==> flow/design.v <==
module ALU(a,b,cmd,res);
input [15:0] a,b;
input [2:0] cmd;
output [15:0] res;
assign res = (cmd==0) ? a+b : 
					(cmd==1) ? a-b : 
					(cmd==2) ? a&b : 
					(cmd==3) ? a|b : 
					(cmd==4) ? a^b : 
					(cmd==5) ? a << b : 
					(cmd==6) ? a >> b : 
					a >>> b;
endmodule
module MUX(sel,a,b,out);
parameter n=16;
input sel;
input [n-1:0] a,b;
output [n-1:0] out;
assign out = sel?b:a;
endmodule
module MUX2(sel,a,b,c,out);
parameter n=16;
input [1:0]sel;
input [n-1:0] a,b,c;
output [n-1:0] out;
assign out = sel==0?a:sel==1?b:c;
endmodule
module adder(a,b,result);
input[15:0] a,b;
output [15:0] result;
assign result = a+b;
endmodule
module sign_extend(in,out);
input [5:0] in;
output [15:0] out;
assign out= {{10{in[5]}},in};
endmodule
module controller(opcode,alu_com,w_en,pc_sel,reg1_data,reg2sel,alu_src,mem_write_en,mem_to_reg);
input [3:0] opcode;
input [15:0] reg1_data;
output reg w_en;
output pc_sel,reg2sel,alu_src,mem_write_en,mem_to_reg;
output reg [2:0] alu_com;
assign pc_sel= (opcode==4'b1100 &&reg1_data==0)?1:0;
assign reg2sel = (opcode==11)?1:0;
assign alu_src = (opcode>=9 && opcode <=11)?1:0;
assign mem_write_en = (opcode==11)?1:0;
assign mem_to_reg = (opcode==10)?0:1;
always@(opcode)begin
	case(opcode)
		1: alu_com=0;
		2: alu_com=1;
		3: alu_com=2;
		4: alu_com=3;
		5: alu_com=4;
		6: alu_com=5;
		7: alu_com=6;
		8: alu_com=7;
		9: alu_com=0;
		10: alu_com=0;
		11: alu_com=0;
		default: alu_com=0;
	endcase
	if(opcode>=1 && opcode <=10)
		w_en=1'b1;
	else
		w_en=1'b0;
end
endmodule
module hazard_detection(opcode,r1_decode,r2_decode,w_decode,w_exec,w_mem,w_wb,stall);
input [2:0] r1_decode,r2_decode,w_decode,w_exec,w_mem,w_wb;
input [3:0] opcode;
output stall;
assign stall = ( opcode >=1 && opcode <= 8)?
				(((r1_decode!=0) &&(r1_decode == w_exec || r1_decode==w_mem || r1_decode == w_wb))||
				((r2_decode!=0)&&( r2_decode == w_exec || r2_decode==w_mem || r2_decode == w_wb))?1:0):
				(( opcode== 9 || opcode==12|| opcode==10)?(((r1_decode!=0)&&(r1_decode == w_exec || r1_decode==w_mem || r1_decode == w_wb))?1:0):
				(( opcode == 11)?((((w_decode!=0)&&(w_decode == w_exec || w_decode==w_mem || w_decode == w_wb))||((r1_decode!=0)&&(r1_decode == w_exec || r1_decode==w_mem || r1_decode == w_wb)))?1:0):0));
endmodule
module forwardingUnit(forward_en,wb_mem,wb_wb,mem_reg,reg1,reg2,wb_reg,
									ex_opcode,mem_opcode,ALUsel1,ALUsel2,stall);
input forward_en,wb_mem,wb_wb;
input[2:0] mem_reg,wb_reg,reg1,reg2;
input [3:0] ex_opcode,mem_opcode;
output[1:0] ALUsel1,ALUsel2;
output stall;
assign ALUsel1 = (forward_en==0)?0: (((reg1!=0)&& (reg1==mem_reg))?1:(((reg1!=0)&&(reg1==wb_reg))?2:0))	;
assign ALUsel2 = (forward_en==0)?0: ( ((ex_opcode>=1 && ex_opcode<=8)||ex_opcode==11)?(((reg2!=0)&& (reg2==mem_reg&&wb_mem==1))?1:((reg2!=0)&&(reg2==wb_reg&&wb_wb==1))?2:0):0);
assign stall = (forward_en==0)?0: (((ex_opcode==10&&mem_opcode==11)||(mem_opcode==10)||(ex_opcode==10&&mem_opcode==10))&&(ALUsel1!=0||ALUsel2!=0))?1:0;	
endmodule
module pc(clk,rst,load,in,out);
input clk,rst,load;
input [15:0] in;
output [15:0]out;
reg [15:0] counter;
always@(posedge clk,posedge rst)begin
	if(rst)begin
		counter<=0;
	end
	else if(load) begin
		counter<=in;
	end
end
assign out = counter;
endmodule
module register(clk,rst,en,in,out);
parameter n=16;
input [n-1:0] in;
input clk,rst,en;
output reg [n-1:0] out;
always@(posedge clk,posedge rst) begin
	if(rst) out<=0;
	else if(en)
		out<=in;
end
endmodule
module fetch_id_reg(clk,rst,en,inst_out,inst_out_reg);
input [15:0] inst_out;
input clk,rst,en;
output reg [15:0] inst_out_reg;
always@(posedge clk,posedge rst)begin
 if(rst) inst_out_reg<=0;
 else if(en)
	inst_out_reg<=inst_out;
end
endmodule
module registerFile(clk,rst,rg_wrt_enable,rg_wrt_dest,rg_wrt_data,
		rg_rd_add1,rg_rd_data1,rg_rd_add2,rg_rd_data2,monitor_addr,monitor_data);
input clk,rst;
integer i;
input rg_wrt_enable;
input [2:0] rg_wrt_dest;
input [15:0] rg_wrt_data;
input [2:0] rg_rd_add1,monitor_addr;
output [15:0] rg_rd_data1;
input [2:0] rg_rd_add2;
output [15:0] rg_rd_data2,monitor_data;
reg [15:0] registers [7:0];
assign rg_rd_data1 = registers[rg_rd_add1];
assign rg_rd_data2 = registers[rg_rd_add2];
assign monitor_data = registers[monitor_addr];
always@(negedge clk)begin
	if(rst) begin
		registers [0] <= 0;
		registers [1] <= 0;
		registers [2] <= 0;
		registers [3] <= 0;
		registers [4] <= 0;
		registers [5] <= 0;
		registers [6] <= 0;
		registers [7] <= 0;
	end
	else if(rg_wrt_enable)begin
		registers[rg_wrt_dest] <= rg_wrt_data;
	end
	registers[0] <= 0;
end
endmodule
module mips16(clk,rst,imem_addr,imem_rdata,dmem_addr,dmem_wdata,dmem_we,dmem_rdata,dbg_raddr,dbg_rdata);
defparam id_ex.n=68;
defparam ex_mem.n=42;
defparam mem_wb.n=37;
input clk,rst;
output [15:0] imem_addr;
input [15:0] imem_rdata;
output [15:0] dmem_addr,dmem_wdata;
output dmem_we;
input [15:0] dmem_rdata;
input [2:0] dbg_raddr;
output [15:0] dbg_rdata;
wire pc_sel,reg2sel,alu_src,mem_write_en,mem_to_reg,enable2,enableBase;
wire [15:0] out_src1,out_src2,pc_out,pc_in,adder_out,sign_ex_out,branch_offset,monitor_regFile,aluIn2,mem_out,write_back_data;
wire [15:0] inst_out,inst_out_reg,rg_rd_data1,rg_rd_data2,alu_out,rg_wrt_data,branch_stall;
wire [2:0] alu_com,rg_wrt_dest,reg2src;
wire [67:0] id_ex_reg_out,id_ex_input,id_ex_next;
wire [41:0] ex_mem_reg_out,ex_mem_input;
wire [36:0] mem_wb_reg_out;
wire [1:0] ALUsel1,ALUsel2;
wire w_en,rg_wrt_enable,stall,reg_enable,memory_stall,forward_en,branch_hazard;
wire ready = 1'b0;
sign_extend ex(inst_out_reg[5:0],sign_ex_out);
adder add_offset(sign_ex_out,pc_out,branch_offset);
adder add1(16'd1,pc_out,adder_out);
MUX pc_mux(pc_sel,adder_out,branch_offset,pc_in);
pc p1(clk,rst,enableBase,pc_in,pc_out);
assign imem_addr = pc_out;
assign inst_out = imem_rdata;
assign branch_stall=inst_out& {16{~pc_sel}};
fetch_id_reg fe_id_reg(clk,rst,enableBase,branch_stall,inst_out_reg);
controller control(inst_out_reg[15:12],alu_com,w_en,pc_sel,rg_rd_data1,reg2sel,alu_src,mem_write_en,mem_to_reg);
hazard_detection hazard_detect(inst_out_reg[15:12],inst_out_reg[8:6],inst_out_reg[5:3],
								inst_out_reg[11:9],id_ex_reg_out[37:35],ex_mem_reg_out[2:0],mem_wb_reg_out[2:0],stall);
MUX #(3) reg2mux(reg2sel,inst_out_reg[5:3],inst_out_reg[11:9],reg2src);
registerFile regFile(clk,rst,rg_wrt_enable,rg_wrt_dest,rg_wrt_data,inst_out_reg[8:6],
				rg_rd_data1,reg2src,rg_rd_data2,dbg_raddr,monitor_regFile);
assign dbg_rdata = monitor_regFile;
assign id_ex_input = {inst_out_reg[15:12],inst_out_reg[8:6],reg2src,mem_to_reg,mem_write_en,alu_src,sign_ex_out,w_en,inst_out_reg[11:9],alu_com,rg_rd_data1,rg_rd_data2};
assign id_ex_next = memory_stall ? {id_ex_reg_out[67:32],out_src1,out_src2} : id_ex_input&{68{reg_enable}};
register id_ex(clk,rst,~ready,id_ex_next,id_ex_reg_out);
forwardingUnit fw(forward_en,ex_mem_reg_out[3],mem_wb_reg_out[3],ex_mem_reg_out[2:0]&{3{ex_mem_reg_out[3]}},id_ex_reg_out[63:61],id_ex_reg_out[60:58],mem_wb_reg_out[2:0]&{3{mem_wb_reg_out[3]}},
									id_ex_reg_out[67:64],ex_mem_reg_out[41:38],ALUsel1,ALUsel2,memory_stall);
MUX2 src2(ALUsel2,id_ex_reg_out[15:0],ex_mem_reg_out[19:4],write_back_data,out_src2);
MUX aluMux(id_ex_reg_out[55],out_src2,id_ex_reg_out[54:39],aluIn2);
MUX2 src1(ALUsel1,id_ex_reg_out[31:16],ex_mem_reg_out[19:4],write_back_data,out_src1);
ALU alu(out_src1,aluIn2,id_ex_reg_out[34:32],alu_out);
assign ex_mem_input = {id_ex_reg_out[67:64],id_ex_reg_out[57:56],out_src2,alu_out,id_ex_reg_out[38],id_ex_reg_out[37:35]};
register ex_mem(clk,rst,~ready,ex_mem_input&{42{~memory_stall}},ex_mem_reg_out);
assign dmem_addr = ex_mem_reg_out[19:4];
assign dmem_wdata = ex_mem_reg_out[35:20];
assign dmem_we = ex_mem_reg_out[36];
assign mem_out = dmem_rdata;
register mem_wb(clk,rst,1'b1,{ex_mem_reg_out[37],mem_out,ex_mem_reg_out[19:0]}&{37{~ready}},mem_wb_reg_out);
MUX wb_mux(mem_wb_reg_out[36],mem_wb_reg_out[35:20],mem_wb_reg_out[19:4],write_back_data);
assign rg_wrt_enable=mem_wb_reg_out[3];
assign rg_wrt_dest = mem_wb_reg_out[2:0];
assign rg_wrt_data = write_back_data;
assign forward_en = 1'b1;
assign branch_hazard = stall & (inst_out_reg[15:12]==4'd12);
assign reg_enable = ~branch_hazard;
assign enable2 = (forward_en==1&&memory_stall==1)?0:1;
assign enableBase = enable2 & reg_enable & ~ready;
endmodule
### Step by step through the tools: mips16

The steps from the RTL of mips16 to its reports follow in flow order.
Lines are those of the file above, counted from 1.
Library cell names are shortened.
The mark -- stands for no value.

* top module: mips16
* clock port: clk
* cell library: sky130hd
* corner: tt_025C_1v80

### Elaborated design

Yosys after proc, flatten, opt, wreduce and memory -nomap, before mapping. Enables and synchronous resets that opt folds into registers are not counted as muxes. Memory bits, and registers merged into a memory's read port (data or address), are not among the register bits. Print and check cells are not counted. Equal cells are merged and count once.
Memory sizes are those after Yosys's memory passes, which may raise the word count (mostly to a power of two), join words into wider ones and drop unused or constant bits.

* add/sub/neg operators: 4
* order comparisons: 7
* eq/ne operators: 30
* shift-type cells: 3
* mux-type cells: 41
* bitwise operators: 16
* reductions and logical operators: 42

Operators by type and width (count)
* 16-bit 2-to-1 mux: 16
* 68-bit AND: 1
* 42-bit AND: 1
* 3-bit == test: 13
* 16-bit adder: 2
* 16-bit AND: 2
* 4-bit == test (second input constant): 8
* 32-bit 2-to-1 mux: 1
* 1-bit logical AND: 17
* 1-bit by 16-bit adder with 16-bit output (first input constant): 1
* 16-bit subtractor: 1
* 16-bit OR: 1
* 16-bit bitwise XOR: 1
* 16-bit by 16-bit left shift with 16-bit output: 1
* 16-bit by 16-bit >> shifter with 16-bit output: 1
* 16-bit by 16-bit >>> shifter with 16-bit output: 1
* 16-bit zero test: 1
* 4-bit <= comparator (second input constant): 4
* 1-bit 2-to-1 mux: 16
* 3-bit nonzero test: 5
* 1-bit logical OR: 14
* 3-bit == test (second input constant): 4
* 2-bit 2-to-1 mux: 5
* 3-bit 2-to-1 mux: 3
* 4-bit by 1-bit >= comparator with 1-bit output (second input constant): 2
* 3-bit by 2-bit == test with 1-bit output (second input constant): 2
* 3-bit AND: 2
* 1-bit inverter: 4

Other operator kinds: 8; their cells: 13.

* bits in registers: 179
* memory bits (writable): 128
* memory bits (read-only): 48
* memory cells: 2
* input bits: 37

Memories
* regFile.registers: words 8, bits a word 16, line 138 `reg [15:0] registers [7:0];`
* (no name shown): words 16, bits a word 3, line 50 `case(opcode)`

### Depth

Yosys ltp: most cells in a row. Word level: on the elaborated netlist, between registers, memories and ports. Mapped: between sequential cells and ports; inverters and the memories' decode and read muxes count.

* depth after elaboration: 20
* ABC_AREA: 0
* mapped depth: 24
* depth with buffers taken out: 20

### Synthesis result

Yosys stat after the flow's synthesis: flattened, memories mapped to cells. It holds for the ABC_AREA given above (unset counts as 0); a run with the other value may have another netlist.

* cells in the netlist: 1919
* cell area after synthesis: 19612.6 µm²
* area of sequential cells: 7912.6 µm²
* mapped flip-flops: 297
* buffers: 169

Cell types
* dfrtp_1: count 169, total area 4.23E+03 µm²
* edfxtp_1: count 112, total area 3.36E+03 µm²
* mux4_2: count 96, total area 2.16E+03 µm²
* ha_1: count 77, total area 963.424 µm²
* mux2i_1: count 94, total area 940.902 µm²
* nor2_1: count 209, total area 784.502 µm²
* o21ai_0: count 107, total area 535.514 µm²
* nand2_1: count 142, total area 533.011 µm²
* a21oi_1: count 73, total area 365.35 µm²
* xnor2_1: count 39, total area 341.578 µm²
* o22ai_1: count 53, total area 331.568 µm²
* dfxtp_1: count 16, total area 320.307 µm²
* clkbuf_1: count 83, total area 311.549 µm²
* inv_1: count 77, total area 289.027 µm²
* buf_4: count 36, total area 270.259 µm²
* mux2_2: count 23, total area 258.998 µm²
* xor2_1: count 23, total area 201.443 µm²
* nand3_1: count 40, total area 200.192 µm²

Other cell types: 76; their cells: 450.
By module: a second synthesis without flattening, with its own total; a netlist apart from the flattened one above.

* cell total of the unflattened synthesis: 2178
* area total of the unflattened synthesis: 24855.1 µm²

Rows give one instance, submodules left out.

By module
* registerFile: times used 1, cells 468, area 7718.7 µm², sequential area 3683.5 µm²
* ALU: times used 1, cells 587, area 4022.6 µm², sequential area 0.0 µm²
* register (n=68): times used 1, cells 145, area 2618.8 µm², sequential area 1701.6 µm²
* mips16: times used 1, cells 233, area 1886.8 µm², sequential area 0.0 µm²
* register (n=42): times used 1, cells 90, area 1769.2 µm², sequential area 1051.0 µm²
* register (n=37): times used 1, cells 79, area 1530.2 µm², sequential area 925.9 µm²
* adder: times used 2, cells 98, area 747.0 µm², sequential area 0.0 µm²
* MUX: times used 3, cells 18, area 249.0 µm², sequential area 0.0 µm²
* MUX2: times used 2, cells 53, area 344.1 µm², sequential area 0.0 µm²
* fetch_id_reg: times used 1, cells 35, area 653.1 µm², sequential area 400.4 µm²
* pc: times used 1, cells 35, area 653.1 µm², sequential area 400.4 µm²
* hazard_detection: times used 1, cells 58, area 409.1 µm², sequential area 0.0 µm²
* forwardingUnit: times used 1, cells 39, area 286.5 µm², sequential area 0.0 µm²
* controller: times used 1, cells 34, area 224.0 µm², sequential area 0.0 µm²

Modules not listed: 2.

mips16 through Yosys and OpenROAD on sky130hd: 5 stored runs, unordered, with their settings and measured results. The constraints put input and output delay at 20% of the set period each and load the outputs with 0.01 pF.
"power consumption": no workload was simulated; the value follows from the tool's default switching activity.

### Record 1

Settings: `CORE_MARGIN=5`, `TNS_END_PERCENT=30`, `period_ns=11.0`, `CAP_MARGIN=20`, `CORE_UTILIZATION=40`, `SLEW_MARGIN=20`

- Post-layout utilization: 47.0 %
- Lowest hold slack: 0.353 ns
- Power consumption: 8519 µW
- Area of the synthesized netlist: 19612.6 µm²
- Std-cell area (final layout): 22895.7 µm²
- Worst setup slack after layout: 0.434 ns
- Setup total negative slack: 0.000 ns
- Die area: 53559.8 µm²

### Record 2

Settings: `CORE_UTILIZATION=38`, `period_ns=10.8`, `CAP_MARGIN=20`, `CORE_MARGIN=2`, `SLEW_MARGIN=20`

- Worst setup slack after layout: 0.504 ns
- Std-cell area (final layout): 22868.2 µm²
- Post-layout utilization: 44.7 %
- Area of the synthesized netlist: 19612.6 µm²
- Power consumption: 8682 µW
- Setup total negative slack: 0.000 ns
- Lowest hold slack: 0.348 ns
- Die area: 53444.2 µm²

### Record 3

Settings: `ABC_AREA=1`, `CORE_MARGIN=5`, `SETUP_SLACK_MARGIN=0.08`, `TNS_END_PERCENT=45`, `period_ns=11.0`, `CAP_MARGIN=20`, `CORE_UTILIZATION=40`, `SLEW_MARGIN=20`

- Power consumption: 8350 µW
- Worst setup slack after layout: 0.628 ns
- Post-layout utilization: 46.7 %
- Die area: 54016.7 µm²
- Lowest hold slack: 0.350 ns
- Area of the synthesized netlist: 19787.7 µm²
- Setup total negative slack: 0.000 ns
- Std-cell area (final layout): 22861.9 µm²

### Record 4

Settings: `ABC_AREA=1`, `CAP_MARGIN=0`, `CELL_PAD_IN_SITES_GLOBAL_PLACEMENT=0`, `CORE_ASPECT_RATIO=0.8`, `CORE_MARGIN=5`, `CORE_UTILIZATION=59`, `GPL_TIMING_DRIVEN=1`, `SETUP_SLACK_MARGIN=-0.24`, `period_ns=9.77`, `SLEW_MARGIN=20`

- Std-cell area (final layout): 22516.6 µm²
- Power consumption: 9247 µW
- Die area: 37323.6 µm²
- Post-layout utilization: 67.6 %
- Setup total negative slack: 0.000 ns
- Lowest hold slack: 0.370 ns
- Worst setup slack after layout: 0.273 ns
- Area of the synthesized netlist: 19787.7 µm²

### Record 5

Settings: `ABC_AREA=0`, `CELL_PAD_IN_SITES_DETAIL_PLACEMENT=2`, `CELL_PAD_IN_SITES_GLOBAL_PLACEMENT=1`, `CORE_MARGIN=2`, `PLACE_DENSITY_LB_ADDON=0.21`, `SETUP_SLACK_MARGIN=0.08`, `SLEW_MARGIN=5`, `TNS_END_PERCENT=45`, `period_ns=11.0`, `CAP_MARGIN=20`, `CORE_UTILIZATION=40`

- Post-layout utilization: 47.2 %
- Area of the synthesized netlist: 19612.6 µm²
- Std-cell area (final layout): 22955.8 µm²
- Setup total negative slack: 0.000 ns
- Worst setup slack after layout: 0.438 ns
- Lowest hold slack: 0.357 ns
- Power consumption: 9184 µW
- Die area: 50818.7 µm²
